==> flow/design.v <==
module APB_master(input Transfer,               
                  input Wr_Rd,                  
                  input [4:0] Address,          
                  input [31:0] write_data,      
                  output reg [31:0] read_data,  
                  input PCLK,                   
                  input PRESETn,                
                  input PREADY,                 
                  input [31:0] PRDATA,          
                  input PSLVERR,                
                  output [4:0] PADDR,           
                  output PSELx,                 
                  output PENABLE,               
                  output PWRITE,                
                  output [31:0] PWDATA);        
    parameter IDLE = 2'b00, SETUP = 2'b01, ACCESS = 2'b10;
    (* fsm_encoding = "none" *) reg [1:0] ps;
    reg [1:0] ns;
    reg [4:0]  paddr_q;
    reg        pwrite_q;
    reg [31:0] pwdata_q;
    wire setup_open = PRESETn && Transfer && (ps == SETUP);
    always @(posedge PCLK) begin
        if (!PRESETn)
            ps <= IDLE;
        else
            ps <= ns;
    end
    always @(*) begin
        if (!PRESETn  || !Transfer)
            ns = IDLE;
        else
        begin
            case (ps)
                IDLE:    ns = SETUP;
                SETUP:   ns = PSLVERR ? IDLE : ACCESS;
                ACCESS:  ns = PSLVERR ? IDLE : (PREADY ? SETUP : ACCESS);
                default: ns = IDLE;
            endcase
        end
    end
    assign PSELx   = (ps == SETUP) || (ps == ACCESS);
    assign PENABLE = (ps == ACCESS);
    always @(posedge PCLK) begin
        if (setup_open) begin
            paddr_q  <= Address;
            pwrite_q <= Wr_Rd;
            if (Wr_Rd)
                pwdata_q <= write_data;
        end
    end
    assign PADDR  = setup_open ? Address : paddr_q;
    assign PWRITE = setup_open ? Wr_Rd   : pwrite_q;
    assign PWDATA = (setup_open && Wr_Rd) ? write_data : pwdata_q;
    always @(posedge PCLK) begin
        if (PRESETn && PSELx && PENABLE && PREADY && !PSLVERR && !PWRITE)
            read_data <= PRDATA;
    end
endmodule
module APB_slave(input PCLK,                
                 input PRESETn,             
                 input [4:0] PADDR,         
                 input PSELx,               
                 input PENABLE,             
                 input PWRITE,              
                 input [31:0]PWDATA,        
                 output PREADY,             
                 output [31:0] PRDATA,      
                 output PSLVERR);           
    reg [31:0] mem [0:31];  
    assign PREADY  = PRESETn && PSELx && PENABLE;
    assign PSLVERR = 1'b0;
    always @(posedge PCLK) begin
        if (PRESETn && PSELx && PENABLE && PWRITE)
            mem[PADDR] <= PWDATA;
    end
    assign PRDATA = mem[PADDR];
endmodule
module APB_top(input PCLK,
               input PRESETn,
               input Transfer,
               input Wr_Rd,
               input [4:0] Address,
               input [31:0] write_data,
               output [31:0] read_data);
    wire [4:0] PADDR;
    wire [31:0] PWDATA,PRDATA;
    wire PSELx,PENABLE,PWRITE,PREADY,PSLVERR;
    APB_master Design_master(Transfer,Wr_Rd,Address,write_data,read_data,PCLK,PRESETn,PREADY,PRDATA,PSLVERR,PADDR,PSELx,PENABLE,PWRITE,PWDATA);
    APB_slave Design_slave(PCLK,PRESETn,PADDR,PSELx,PENABLE,PWRITE,PWDATA,PREADY,PRDATA,PSLVERR);
endmodule
# Tool chain data of APB_top
# Module APB_top before and after one edit of its RTL, step after step.
# Lines under "before" count in the file above, lines under "after" in the edited file.
# "delta" is "after" less "before", of the values as shown; "change_rel_pct" is that difference over "before", in percent.
# Not given: n/a
[inputs]
design = "APB_top"
clock = "PCLK"
cell_library = "sky130hd"
lib_corner = "tt_025C_1v80"

# The edit
# Unified diff, file above to edited file.
# The edit is scripted: it alters the design's behaviour and was not made to optimise anything.
# begin of diff
@@ -83,5 +83,9 @@
                input [4:0] Address,
                input [31:0] write_data,
-               output [31:0] read_data);
+               output [31:0] read_data_o);
+    wire [31:0] read_data;
+    reg [31:0] read_data_d1;
+    always @(posedge PCLK) read_data_d1 <= read_data;
+    assign read_data_o = read_data_d1;
     wire [4:0] PADDR;
     wire [31:0] PWDATA,PRDATA;
# end of diff

# Elaborated design
# Source: Yosys, flattened and elaborated, memories not mapped. Widths are those after wreduce. Print and check cells do not count. Equal cells are merged and count once.
# Yosys's memory passes give these memory sizes; they may raise the number of words (mostly to a power of two), join words into wider ones and drop unused or constant bits.
[classes]
columns = ["element", "before", "after", "delta", "change_rel_pct"]
rows = [
  ["equal", 2, 2, 0, 0.00],
  ["mux", 8, 8, 0, 0.00],
  ["bitwise", 1, 1, 0, 0.00],
  ["reduce_and_logical", 15, 15, 0, 0.00],
]
# Unchanged operator kinds not shown: 14.
[bits]
columns = ["element", "before", "after", "delta", "change_rel_pct"]
rows = [
  ["regBits", 40, 72, 32, 80.00],
  ["ramBits", 1024, 1024, 0, 0.00],
  ["clocked_rd_ports_x_width", 32, 32, 0, 0.00],
  ["memories", 1, 1, 0, 0.00],
  ["input_bits", 41, 41, 0, 0.00],
  ["output_inout_bits", 32, 32, 0, 0.00],
  ["elab_cells", 31, 32, 1, 3.23],
]
[mem_list]
columns = ["element", "before", "after"]
rows = [
  ["memory_list", "Design_slave.mem 32x32 r1 w1", "Design_slave.mem 32x32 r1 w1"],
]

# Logic depth
# Depth = most cells in a row (Yosys ltp): at word level without a register or memory, in the mapped netlist without a sequential cell, where the memories' decode and read muxes count.
[depth]
columns = ["element", "before", "after", "delta", "change_rel_pct"]
rows = [
  ["ltp_word", 6, 6, 0, 0.00],
  ["abc_area", "0", "0", "n/a", "n/a"],
  ["depth_mapped", 10, 10, 0, 0.00],
  ["depth_no_buf", 7, 7, 0, 0.00],
]

# Netlist
# Yosys stat after the flow's synthesis: flattened, memories mapped to cells. It holds for the ABC_AREA given above (unset counts as 0); a run with the other value may have another netlist.
[mapped]
columns = ["element", "before", "after", "delta", "change_rel_pct"]
rows = [
  ["cells", 2338, 2362, 24, 1.03],
  ["mapped_area_um2", 41652.4, 42557.1, 904.7, 2.17],
  ["seqArea_um2", 32831.5, 33472.1, 640.6, 1.95],
  ["ff_cells", 1096, 1128, 32, 2.92],
  ["n_buf", 134, 134, 0, 0.00],
]
[by_type]
columns = ["cell", "before", "after", "delta", "change_rel_pct"]
rows = [
  ["sky130_fd_sc_hd__dfxtp_1", 8, 40, 32, 400.00],
  ["sky130_fd_sc_hd__clkbuf_1", 46, 16, -30, -65.22],
  ["sky130_fd_sc_hd__buf_6", 3, 31, 28, 933.33],
  ["sky130_fd_sc_hd__buf_2", 67, 52, -15, -22.39],
  ["sky130_fd_sc_hd__buf_4", 12, 24, 12, 100.00],
  ["sky130_fd_sc_hd__nand2_1", 356, 350, -6, -1.69],
  ["sky130_fd_sc_hd__nor3_1", 7, 3, -4, -57.14],
  ["sky130_fd_sc_hd__buf_1", 6, 10, 4, 66.67],
  ["sky130_fd_sc_hd__nor3_2", 0, 4, 4, "n/a"],
  ["sky130_fd_sc_hd__a21oi_1", 241, 239, -2, -0.83],
  ["sky130_fd_sc_hd__mux4_2", 141, 143, 2, 1.42],
  ["sky130_fd_sc_hd__nand3_1", 121, 119, -2, -1.65],
  ["sky130_fd_sc_hd__a22oi_1", 115, 113, -2, -1.74],
  ["sky130_fd_sc_hd__and2_1", 8, 10, 2, 25.00],
  ["sky130_fd_sc_hd__mux2i_4", 4, 3, -1, -25.00],
  ["sky130_fd_sc_hd__buf_12", 0, 1, 1, "n/a"],
  ["sky130_fd_sc_hd__mux2i_2", 0, 1, 1, "n/a"],
]
# Unchanged cell types not shown: 10.
# The figures by module come from a second, unflattened synthesis with its own total; it is not the netlist above.
[unflattened]
columns = ["element", "before", "after", "delta", "change_rel_pct"]
rows = [
  ["hier_cells", 2213, 2245, 32, 1.45],
  ["area_unflattened_um2", 41934.0, 42574.6, 640.6, 1.53],
]
# Each row is one instance without its submodules.
[by_module_before]
columns = ["mod", "n_inst", "cells", "area_um2", "seq_area_um2"]
rows = [
  ["APB_slave", 1, 2081, 39123.8, 30749.5],
  ["APB_master", 1, 132, 2810.2, 2082.0],
  ["APB_top", 1, 0, 0.0, 0.0],
]
[by_module_after]
columns = ["mod", "n_inst", "cells", "area_um2", "seq_area_um2"]
rows = [
  ["APB_slave", 1, 2081, 39123.8, 30749.5],
  ["APB_master", 1, 132, 2810.2, 2082.0],
  ["APB_top", 1, 32, 640.6, 640.6],
]

# Timing after synthesis
# Source: OpenSTA report_checks on the synthesized netlist (no wires, ideal clock, input and output delay 20% of the period each), path of least setup slack; recovery checks are left aside. Register names are those of the netlist, which keeps one name where synthesis merged equal registers.
[synth_timing]
columns = ["element", "before", "after", "delta", "change_rel_pct"]
rows = [
  ["path_type", "in2reg", "in2reg", "n/a", "n/a"],
  ["startpoint", "in PRESETn", "in PRESETn", "n/a", "n/a"],
  ["endpoint", "mem Design_slave.mem[0][0]", "mem Design_slave.mem[10][0]", "n/a", "n/a"],
  ["tclk_ns", 5.0, 5.0, 0.0, 0.00],
  ["input_delay_ns", 1.000, 1.000, 0.000, 0.00],
  ["setup_time_ns", 0.421, 0.421, 0.000, "n/a"],
  ["t_first_pin_ns", 1.000, 1.000, 0.000, 0.00],
  ["arrival_ns", 3.713, 3.735, 0.022, 0.59],
  ["required_ns", 4.579, 4.579, 0.000, 0.00],
  ["path_slack_ns", 0.866, 0.844, -0.022, "n/a"],
  ["delay_ns", 3.134, 3.156, 0.022, 0.70],
  ["stages", 8, 8, 0, 0.00],
  ["n_path_buf", 4, 4, 0, 0.00],
  ["synth_period_reached_ns", 4.134, 4.156, 0.022, 0.53],
]
# "delay_ns" = arrival - input delay + setup time.
# "stages": output pins that drive a net of the path, with the launching flip-flop's if there is one; two outputs of one cell count as two.
# "synth_period_reached_ns" = period - worst setup slack (recovery checks aside). The figure is calculated, with input and output delays left at 20% of the set period.
# Between the ends stands the longest chain of elaborated cells between them, by number of cells; it is not shown to be the way that was timed. Of several equally long chains one is given.
# Each line given opens the expression or statement behind the cell; cells for indexed reads and writes are added by Yosys, which also makes memories of some case tables.
# before: The path ends at the enable pin of a flip-flop; only ways to that pin are counted.
[synth_via_before]
path_cell_list = "sky130_fd_sc_hd__nand4b_4 > sky130_fd_sc_hd__mux2i_4 > sky130_fd_sc_hd__buf_6 > sky130_fd_sc_hd__buf_6 > sky130_fd_sc_hd__buf_4 > sky130_fd_sc_hd__buf_2 > sky130_fd_sc_hd__nand2_1 > sky130_fd_sc_hd__nor2_1"
elab_chain_cells = 5
cells_between = 9
classes_between = "4 x mux; 5 x reduce/logical"
[synth_rtl_before]
columns = ["element", "line", "source"]
rows = [
  ["from (decl)", 80, "input PRESETn,"],
  ["1-bit logical AND x2", 22, "wire setup_open = PRESETn && Transfer && (ps == SETUP);"],
  ["1-bit two-way mux", 53, "assign PWRITE = setup_open ? Wr_Rd   : pwrite_q;"],
  ["1-bit logical AND", 74, "if (PRESETn && PSELx && PENABLE && PWRITE)"],
  ["5-bit two-way mux", 74, ""],
  ["to (decl)", 70, "reg [31:0] mem [0:31];"],
]
# after: The path ends at the enable pin of a flip-flop; only ways to that pin are counted.
[synth_via_after]
path_cell_list = "sky130_fd_sc_hd__nand4b_4 > sky130_fd_sc_hd__mux2i_2 > sky130_fd_sc_hd__buf_6 > sky130_fd_sc_hd__buf_6 > sky130_fd_sc_hd__buf_6 > sky130_fd_sc_hd__buf_4 > sky130_fd_sc_hd__nand2_1 > sky130_fd_sc_hd__nor2_1"
elab_chain_cells = 5
cells_between = 9
classes_between = "4 x mux; 5 x reduce/logical"
[synth_rtl_after]
columns = ["element", "line", "source"]
rows = [
  ["from (decl)", 80, "input PRESETn,"],
  ["1-bit logical AND x2", 22, "wire setup_open = PRESETn && Transfer && (ps == SETUP);"],
  ["1-bit two-way mux", 53, "assign PWRITE = setup_open ? Wr_Rd   : pwrite_q;"],
  ["1-bit logical AND", 74, "if (PRESETn && PSELx && PENABLE && PWRITE)"],
  ["5-bit two-way mux", 74, ""],
  ["to (decl)", 70, "reg [31:0] mem [0:31];"],
]

# Path in the finished layout
# From the final timing report of the runs of pair 1: the path of least setup slack in the routed layout; clock arrival at registers is part of the times.
[layout_timing]
columns = ["element", "before", "after", "delta", "change_rel_pct"]
rows = [
  ["path_type", "in2reg", "in2reg", "n/a", "n/a"],
  ["startpoint", "in PRESETn", "in PRESETn", "n/a", "n/a"],
  ["endpoint", "reg Design_master.read_data[3]", "reg Design_master.read_data[16]", "n/a", "n/a"],
  ["tclk_ns", 5.0, 5.0, 0.0, 0.00],
  ["input_delay_ns", 1.00, 1.00, 0.00, 0.00],
  ["setup_time_ns", 0.29, 0.26, -0.03, "n/a"],
  ["t_first_pin_ns", 1.00, 1.00, 0.00, 0.00],
  ["arrival_ns", 4.25, 4.17, -0.08, -1.88],
  ["required_ns", 5.39, 5.43, 0.04, 0.74],
  ["path_slack_ns", 1.14, 1.26, 0.12, "n/a"],
  ["stages", 8, 8, 0, 0.00],
  ["n_path_buf", 3, 3, 0, 0.00],
]
# Between the ends stands the longest chain of elaborated cells between them, by number of cells; it is not shown to be the way that was timed. Of several equally long chains one is given.
[layout_via_before]
path_cell_list = "sky130_fd_sc_hd__clkdlybuf4s50_1 > sky130_fd_sc_hd__nand4b_4 > sky130_fd_sc_hd__mux2i_4 > sky130_fd_sc_hd__buf_12 > sky130_fd_sc_hd__buf_12 > sky130_fd_sc_hd__mux4_2 > sky130_fd_sc_hd__a22oi_1 > sky130_fd_sc_hd__nand4_1"
elab_chain_cells = 5
cells_between = 8
classes_between = "2 x mux; 6 x reduce/logical"
[layout_rtl_before]
columns = ["element", "line", "source"]
rows = [
  ["from (decl)", 80, "input PRESETn,"],
  ["1-bit logical AND x2", 22, "wire setup_open = PRESETn && Transfer && (ps == SETUP);"],
  ["1-bit two-way mux", 53, "assign PWRITE = setup_open ? Wr_Rd   : pwrite_q;"],
  ["1-bit logical NOT", 56, "if (PRESETn && PSELx && PENABLE && PREADY && !PSLVERR && !PWRITE)"],
  ["1-bit logical AND", 56, ""],
  ["to (decl)", 5, "output reg [31:0] read_data,"],
]
[layout_via_after]
path_cell_list = "sky130_fd_sc_hd__clkdlybuf4s50_1 > sky130_fd_sc_hd__nand4b_4 > sky130_fd_sc_hd__mux2i_4 > sky130_fd_sc_hd__buf_12 > sky130_fd_sc_hd__buf_4 > sky130_fd_sc_hd__mux4_2 > sky130_fd_sc_hd__a22oi_1 > sky130_fd_sc_hd__nand4_1"
elab_chain_cells = 5
cells_between = 8
classes_between = "2 x mux; 6 x reduce/logical"
[layout_rtl_after]
columns = ["element", "line", "source"]
rows = [
  ["from (decl)", 80, "input PRESETn,"],
  ["1-bit logical AND x2", 22, "wire setup_open = PRESETn && Transfer && (ps == SETUP);"],
  ["1-bit two-way mux", 53, "assign PWRITE = setup_open ? Wr_Rd   : pwrite_q;"],
  ["1-bit logical NOT", 56, "if (PRESETn && PSELx && PENABLE && PREADY && !PSLVERR && !PWRITE)"],
  ["1-bit logical AND", 56, ""],
  ["to (decl)", 5, "output reg [31:0] read_data,"],
]

# Measured runs
# Runs of the flow (Yosys, OpenROAD) on both versions; the two runs of a pair have the same settings. The constraints put input and output delay at 20% of the set period each and load the outputs with 0.01 pF.
[settings_pair_1]
CORE_UTILIZATION = 40
PLACE_DENSITY = 0.6
period_ns = 5.0
CAP_MARGIN = 20
CORE_MARGIN = 2
SLEW_MARGIN = 20
[results_pair_1]
columns = ["element", "before", "after", "delta", "change_rel_pct"]
rows = [
  ["synth_chip_area_um2", 41652.4, 42557.1, 904.7, 2.17],
  ["dieArea_um2", 106730.0, 109019.0, 2289.0, 2.14],
  ["final_cell_area_um2", 48474.0, 49268.5, 794.5, 1.64],
  ["utilization_pct", 46.9, 46.7, -0.2, "n/a"],
  ["ws_setup_ns", 1.141, 1.260, 0.119, "n/a"],
  ["fin_tns_ns", 0.000, 0.000, 0.000, "n/a"],
  ["worst_hold_slack_ns", 0.482, 0.345, -0.137, "n/a"],
  ["design_power_mw", 21.143, 21.585, 0.442, 2.09],
  ["clock_period_reached_ns", 3.859, 3.740, -0.119, -3.08],
]
[settings_pair_2]
CAP_MARGIN = 15
CORE_UTILIZATION = 21
GPL_ROUTABILITY_DRIVEN = 0
GPL_TIMING_DRIVEN = 1
MAX_ROUTING_LAYER = "met5"
PLACE_DENSITY = 0.4
period_ns = 6.91
CORE_MARGIN = 2
SLEW_MARGIN = 20
[results_pair_2]
columns = ["element", "before", "after", "delta", "change_rel_pct"]
rows = [
  ["synth_chip_area_um2", 41652.4, 42557.1, 904.7, 2.17],
  ["dieArea_um2", 201924.0, 206270.0, 4346.0, 2.15],
  ["final_cell_area_um2", 50019.2, 51095.3, 1076.1, 2.15],
  ["utilization_pct", 25.4, 25.3, -0.1, "n/a"],
  ["ws_setup_ns", 2.307, 2.204, -0.103, "n/a"],
  ["fin_tns_ns", 0.000, 0.000, 0.000, "n/a"],
  ["worst_hold_slack_ns", 0.479, 0.341, -0.138, "n/a"],
  ["design_power_mw", 15.622, 16.470, 0.848, 5.43],
  ["clock_period_reached_ns", 4.603, 4.706, 0.103, 2.24],
]
# "clock_period_reached_ns" means the clock period less the worst setup slack. The figure is calculated, with input and output delays left at 20% of the set period.
# "design_power_mw" rests on the timing tool's default activity at the inputs, not on a simulated workload.
